==> flow/design.v <==
`timescale 1ns / 1ps
module magnitude_wrapper(
	input aclk,
	input aresetn,
	input s_i_data_valid,
	output reg s_o_data_ready,
	input [31:0] s_i_data,
	output reg m_o_data_valid,
	input m_i_data_ready,
	output reg [31:0] m_o_data
    );
	reg [31:0] o_data_temp;
	reg [15:0] data_real;
	reg [15:0] data_imag;
	reg start_calc;
	reg ack_calc;
	wire [15:0] in_real = s_i_data[15:0];
	wire [15:0] in_imag = s_i_data[31:16];
	always @ (posedge aclk)
		begin
			if (aresetn == 0) begin
				s_o_data_ready <= 1'b0;
				start_calc <= 1'b0;
			end
			if (ack_calc == 1'b1) begin
				start_calc <= 0;
			end
			if ( (s_i_data_valid == 1'b1) && (ack_calc == 0)) begin
				if (in_real[15] == 1'b1)
					data_real <= ~in_real + 16'd1;
				else
					data_real <= in_real;
				if (in_imag[15] == 1'b1)
					data_imag <= ~in_imag + 16'd1;
				else
					data_imag <= in_imag;
				s_o_data_ready <= 1;
				start_calc <= 1'b1;
			end
		end
	always @ (posedge aclk)
		begin
			if (aresetn == 0) begin
				ack_calc <= 0;
			end
			if (start_calc == 1'b1) begin
				ack_calc <= 1;
				o_data_temp <= data_real*data_real + data_imag*data_imag;
			end
			else begin
				ack_calc <= 0;
			end
		end
	always @ (posedge aclk)
		begin
			if (aresetn == 0) begin
				m_o_data_valid <= 1'b0;
			end
			if (m_i_data_ready == 1'b1) begin
				if (ack_calc == 0) begin
					m_o_data_valid <= 1'b0;
				end
				else begin
					m_o_data_valid <= 1'b1;
					m_o_data <= o_data_temp;
				end
			end
		end
endmodule
Tool chain data of magnitude_wrapper:

Tool output for the design above, in the order of the flow.
Line numbers count from 1 in the design file above.
Operators carry their Yosys type and port widths (W data, S select, Z words).
Library cell names are shortened.
Not given: --

* design top: magnitude_wrapper
* clock: aclk
* standard-cell library: sky130hd
* corner: tt_025C_1v80

Elaborated design:

Yosys after proc, flatten, opt, wreduce and memory -nomap, before mapping. Memory bits, and registers merged into a memory's read port (data or address), are not among the register bits. Print and check cells are not counted. Equal cells are merged and count once.

* $add $sub $neg: 3
* multiply operators: 2
* eq/ne operators: 2
* muxes and demuxes: 7
* bitwise logic cells: 3
* reductions and logical operators: 2

Operators with widths (number)
* $mul A16 B16 Y32: 2
* $add A16 B1 Y16 const B: 2
* $not A16 Y16: 2
* $add A32 B32 Y32: 1
* $mux W15: 2
* $mux W1: 5
* $ne A2 B1 Y1 const B: 2
* $reduce_and A2 Y1: 1
* $logic_and A1 B1 Y1: 1
* $not A1 Y1: 1

* flip-flop bits (word level): 100
* bits of input ports: 36
* output and inout bits: 34
* elaborated cells: 29

Longest topological paths:

Yosys ltp: most cells in a row. Word level: on the elaborated netlist, between registers, memories and ports. Mapped: between sequential cells and ports; inverters and the memories' decode and read muxes count.

* depth after elaboration: 3
* ABC_AREA: 1
* gate-level depth with buffers: 29

Netlist:

The flow's flattened synthesis, as Yosys stat reports it; memories are mapped. The netlist is that of the ABC_AREA named above (0 if unset); the other value can give another one.
The area totals of this step are shown rounded.

* standard cells after synthesis: 2231
* cell area after synthesis: 19560 µm²
* sequential part of the area: 2973 µm²
* flip-flops: 100

Cell types (number)
* fa_1: 384
* edfxtp_1: 97
* inv_1: 750
* ha_1: 195
* nand2_1: 473
* xor2_1: 48
* nand3_1: 54
* clkbuf_1: 57
* nor2_1: 47
* a21oi_1: 23
* nand4_1: 17
* nand2_2: 13
* dfxtp_1: 3
* nor2_2: 8
* o21bai_1: 6
* nor3_2: 4
* o21ai_0: 8
* xnor2_1: 4

Not listed: further types 16, cells in them 40.

Path before layout:

OpenSTA on the mapped netlist: ideal clock, no wires. The path of least setup slack (recovery checks aside). Input and output delay are each 20% of the period. Register names are those of the netlist, which keeps one name where synthesis merged equal registers.

* path kind: flip-flop to flip-flop
* from: reg data_real[4]
* to: reg o_data_temp[29]
* period: 10000 ps
* setup time: 253 ps
* time at the first pin: 0 ps
* arrival: 6090 ps
* data required time: 9747 ps
* slack: 3657 ps
* delay of the path: 6343 ps
* stages: 24
* period reached after synthesis: 6343 ps

"delay of the path" = arrival - input delay + setup time.
"stages": output pins that drive a net of the path, with the launching flip-flop's if there is one; two outputs of one cell count as two.
"period reached after synthesis" = period - worst setup slack (recovery checks aside). The figure is calculated, with input and output delays left at 20% of the set period.
Between the ends stands the longest chain of elaborated cells between them, by number of cells; it is not shown to be the way that was timed. Of several equally long chains one is given.
A line is the first line of the expression or statement that the cell stems from. Yosys adds cells for indexed reads and writes and turns some case tables into memories.

* path through: edfxtp_1 -> clkbuf_1 -> clkbuf_1 -> nand2_1 -> fa_1 -> inv_1 -> fa_1 -> inv_1 -> fa_1 -> fa_1 -> inv_1 -> fa_1 -> fa_1 -> fa_1 -> fa_1 -> ha_1 -> nand2_2 -> inv_1 -> a21oi_1 -> nand3_2 -> nand2_1 -> nand3_1 -> nand2_1 -> nand2_1
* length of the longest elaborated chain: 2
* elaborated cells on any way between the ends: 2
* source lines of those cells: 1
* classes of those cells: add/sub: 1; mul: 1

RTL lines, path post-synthesis
* start, declared: RTL line 13 `reg [15:0] data_real;`
* start, assigned: RTL line 30 `data_real <= ~in_real + 16'd1;`
* start, assigned: RTL line 32 `data_real <= in_real;`
* $mul A16 B16 Y32: RTL line 48 `o_data_temp <= data_real*data_real + data_imag*data_imag;`
* $add A32 B32 Y32: RTL line 48
* end, assigned: RTL line 48
* end, declared: RTL line 12 `reg [31:0] o_data_temp;`

Worst path after layout:

Path of least setup slack in the final report of job 1 (OpenROAD, finished layout, wires in). Where an end is a register, its clock arrival counts in the times.
The report prints the path's times to 10 ps; the period is as set.

* path kind: flip-flop to flip-flop
* from: reg data_real[4]
* to: reg o_data_temp[30]
* period: 10700 ps
* setup time: 230 ps
* time at the first pin: 380 ps
* arrival: 7220 ps
* data required time: 10840 ps
* slack: 3620 ps
* stages: 21

Between the ends stands the longest chain of elaborated cells between them, by number of cells; it is not shown to be the way that was timed. Of several equally long chains one is given.

* path through: edfxtp_1 -> nand2_1 -> fa_1 -> inv_1 -> fa_1 -> inv_1 -> fa_1 -> fa_1 -> fa_1 -> inv_1 -> fa_1 -> fa_1 -> fa_1 -> ha_1 -> nand2_1 -> nor2_1 -> nand3_1 -> nand3_1 -> nand2_1 -> nand3_1 -> nand2_1
* length of the longest elaborated chain: 2
* elaborated cells on any way between the ends: 2
* source lines of those cells: 1
* classes of those cells: add/sub: 1; mul: 1

RTL lines, path after layout
* start, declared: RTL line 13 `reg [15:0] data_real;`
* start, assigned: RTL line 30 `data_real <= ~in_real + 16'd1;`
* start, assigned: RTL line 32 `data_real <= in_real;`
* $mul A16 B16 Y32: RTL line 48 `o_data_temp <= data_real*data_real + data_imag*data_imag;`
* $add A32 B32 Y32: RTL line 48
* end, assigned: RTL line 48
* end, declared: RTL line 12 `reg [31:0] o_data_temp;`

--- measured runs ---
magnitude_wrapper through Yosys and OpenROAD on sky130hd: 4 stored runs, unordered, with their settings and measured results. The constraints put input and output delay at 20% of the set period each and load the outputs with 0.01 pF.
"clock period reached" = clock period - worst setup slack. The figure is calculated, with input and output delays left at 20% of the set period.
By "critical setup path time" is meant the share of the clock period that the worst setup path is allowed (20% is reserved at inputs, 20% at outputs), minus its slack. Clock arrival times at its registers enter into it.
"critical setup path time" is known to 10 ps.
The results are shown rounded.

### Job 1

==> flow/run.sh <==
#!/bin/bash
# the make line also repeats the synthesis and layout settings of config.mk as NAME=value (left out here)
make -C /OpenROAD-flow-scripts/flow DESIGN_CONFIG=/design/flow/config.mk WORK_HOME=/design/flow/orfs CLKGATE_MAP_FILE= finish
==> flow/config.mk <==
export PLATFORM = sky130hd
export DESIGN_NAME = magnitude_wrapper
export DESIGN_NICKNAME = magnitude_wrapper
export VERILOG_FILES = /design/flow/design.v
export SDC_FILE = /design/flow/constraint.sdc
export NUM_CORES = 4
export LEC_CHECK = 0
export ABC_AREA = 1
export CAP_MARGIN = 25
export CORE_MARGIN = 2
export CORE_UTILIZATION = 43
export GPL_ROUTABILITY_DRIVEN = 1
export MAX_ROUTING_LAYER = met5
export PLACE_DENSITY_LB_ADDON = 0.0
export SETUP_SLACK_MARGIN = 0.71
export SLEW_MARGIN = 25
==> flow/constraint.sdc <==
create_clock -name core_clock -period 10.7 [get_ports {aclk}]
set_input_delay 2.1400 -clock core_clock [delete_from_list [all_inputs] [get_ports {aclk}]]
set_output_delay 2.1400 -clock core_clock [all_outputs]
set_load 0.01 [all_outputs]

Results of job 1:
- Critical setup path time: 7080 ps
- Type of the worst setup path: flip-flop to flip-flop
- Smallest setup slack: 3621 ps
- Overall die area: 47200 µm²
- Clock period reached: 7079 ps
- Utilization in the final report: 46.8 %
- Area of the standard cells in the finished layout: 21120 µm²
- Area of the synthesized netlist: 19560 µm²
- Worst hold slack in the final report: 410 ps
- Total negative slack: 0 ps

### Job 2

==> flow/run.sh <==
#!/bin/bash
# the make line also repeats the synthesis and layout settings of config.mk as NAME=value (left out here)
make -C /OpenROAD-flow-scripts/flow DESIGN_CONFIG=/design/flow/config.mk WORK_HOME=/design/flow/orfs CLKGATE_MAP_FILE= finish
==> flow/config.mk <==
export PLATFORM = sky130hd
export DESIGN_NAME = magnitude_wrapper
export DESIGN_NICKNAME = magnitude_wrapper
export VERILOG_FILES = /design/flow/design.v
export SDC_FILE = /design/flow/constraint.sdc
export NUM_CORES = 4
export LEC_CHECK = 0
export CAP_MARGIN = 20
export CORE_MARGIN = 2
export CORE_UTILIZATION = 67
export SLEW_MARGIN = 20
==> flow/constraint.sdc <==
create_clock -name core_clock -period 8.17 [get_ports {aclk}]
set_input_delay 1.6340 -clock core_clock [delete_from_list [all_inputs] [get_ports {aclk}]]
set_output_delay 1.6340 -clock core_clock [all_outputs]
set_load 0.01 [all_outputs]

Results of job 2:
- Critical setup path time: 7690 ps
- Type of the worst setup path: flip-flop to flip-flop
- Smallest setup slack: 476 ps
- Overall die area: 29020 µm²
- Clock period reached: 7694 ps
- Utilization in the final report: 74.2 %
- Area of the standard cells in the finished layout: 20060 µm²
- Area of the synthesized netlist: 18540 µm²
- Worst hold slack in the final report: 382 ps
- Total negative slack: 0 ps

### Job 3

==> flow/run.sh <==
#!/bin/bash
# the make line also repeats the synthesis and layout settings of config.mk as NAME=value (left out here)
make -C /OpenROAD-flow-scripts/flow DESIGN_CONFIG=/design/flow/config.mk WORK_HOME=/design/flow/orfs CLKGATE_MAP_FILE= finish
==> flow/config.mk <==
export PLATFORM = sky130hd
export DESIGN_NAME = magnitude_wrapper
export DESIGN_NICKNAME = magnitude_wrapper
export VERILOG_FILES = /design/flow/design.v
export SDC_FILE = /design/flow/constraint.sdc
export NUM_CORES = 4
export LEC_CHECK = 0
export ABC_AREA = 0
export CAP_MARGIN = 20
export CELL_PAD_IN_SITES_GLOBAL_PLACEMENT = 0
export CORE_MARGIN = 2
export CORE_UTILIZATION = 67
export GPL_ROUTABILITY_DRIVEN = 1
export MAX_ROUTING_LAYER = met5
export SLEW_MARGIN = 20
==> flow/constraint.sdc <==
create_clock -name core_clock -period 11.8 [get_ports {aclk}]
set_input_delay 2.3600 -clock core_clock [delete_from_list [all_inputs] [get_ports {aclk}]]
set_output_delay 2.3600 -clock core_clock [all_outputs]
set_load 0.01 [all_outputs]

Results of job 3:
- Critical setup path time: 7960 ps
- Type of the worst setup path: flip-flop to flip-flop
- Smallest setup slack: 3841 ps
- Overall die area: 29020 µm²
- Clock period reached: 7959 ps
- Utilization in the final report: 73.1 %
- Area of the standard cells in the finished layout: 19770 µm²
- Area of the synthesized netlist: 18540 µm²
- Worst hold slack in the final report: 375 ps
- Total negative slack: 0 ps

### Job 4

==> flow/run.sh <==
#!/bin/bash
# the make line also repeats the synthesis and layout settings of config.mk as NAME=value (left out here)
make -C /OpenROAD-flow-scripts/flow DESIGN_CONFIG=/design/flow/config.mk WORK_HOME=/design/flow/orfs CLKGATE_MAP_FILE= finish
==> flow/config.mk <==
export PLATFORM = sky130hd
export DESIGN_NAME = magnitude_wrapper
export DESIGN_NICKNAME = magnitude_wrapper
export VERILOG_FILES = /design/flow/design.v
export SDC_FILE = /design/flow/constraint.sdc
export NUM_CORES = 4
export LEC_CHECK = 0
export CAP_MARGIN = 35
export CELL_PAD_IN_SITES_DETAIL_PLACEMENT = 2
export CORE_MARGIN = 6
export CORE_UTILIZATION = 42
export CTS_CLUSTER_SIZE = 66
export GPL_ROUTABILITY_DRIVEN = 0
export GPL_TIMING_DRIVEN = 0
export MIN_ROUTING_LAYER = met2
export SETUP_SLACK_MARGIN = -0.36
export SLEW_MARGIN = 20
==> flow/constraint.sdc <==
create_clock -name core_clock -period 6.66 [get_ports {aclk}]
set_input_delay 1.3320 -clock core_clock [delete_from_list [all_inputs] [get_ports {aclk}]]
set_output_delay 1.3320 -clock core_clock [all_outputs]
set_load 0.01 [all_outputs]

Outcome of job 4: no final report: routing broke off with GRT-0232
--- end ---
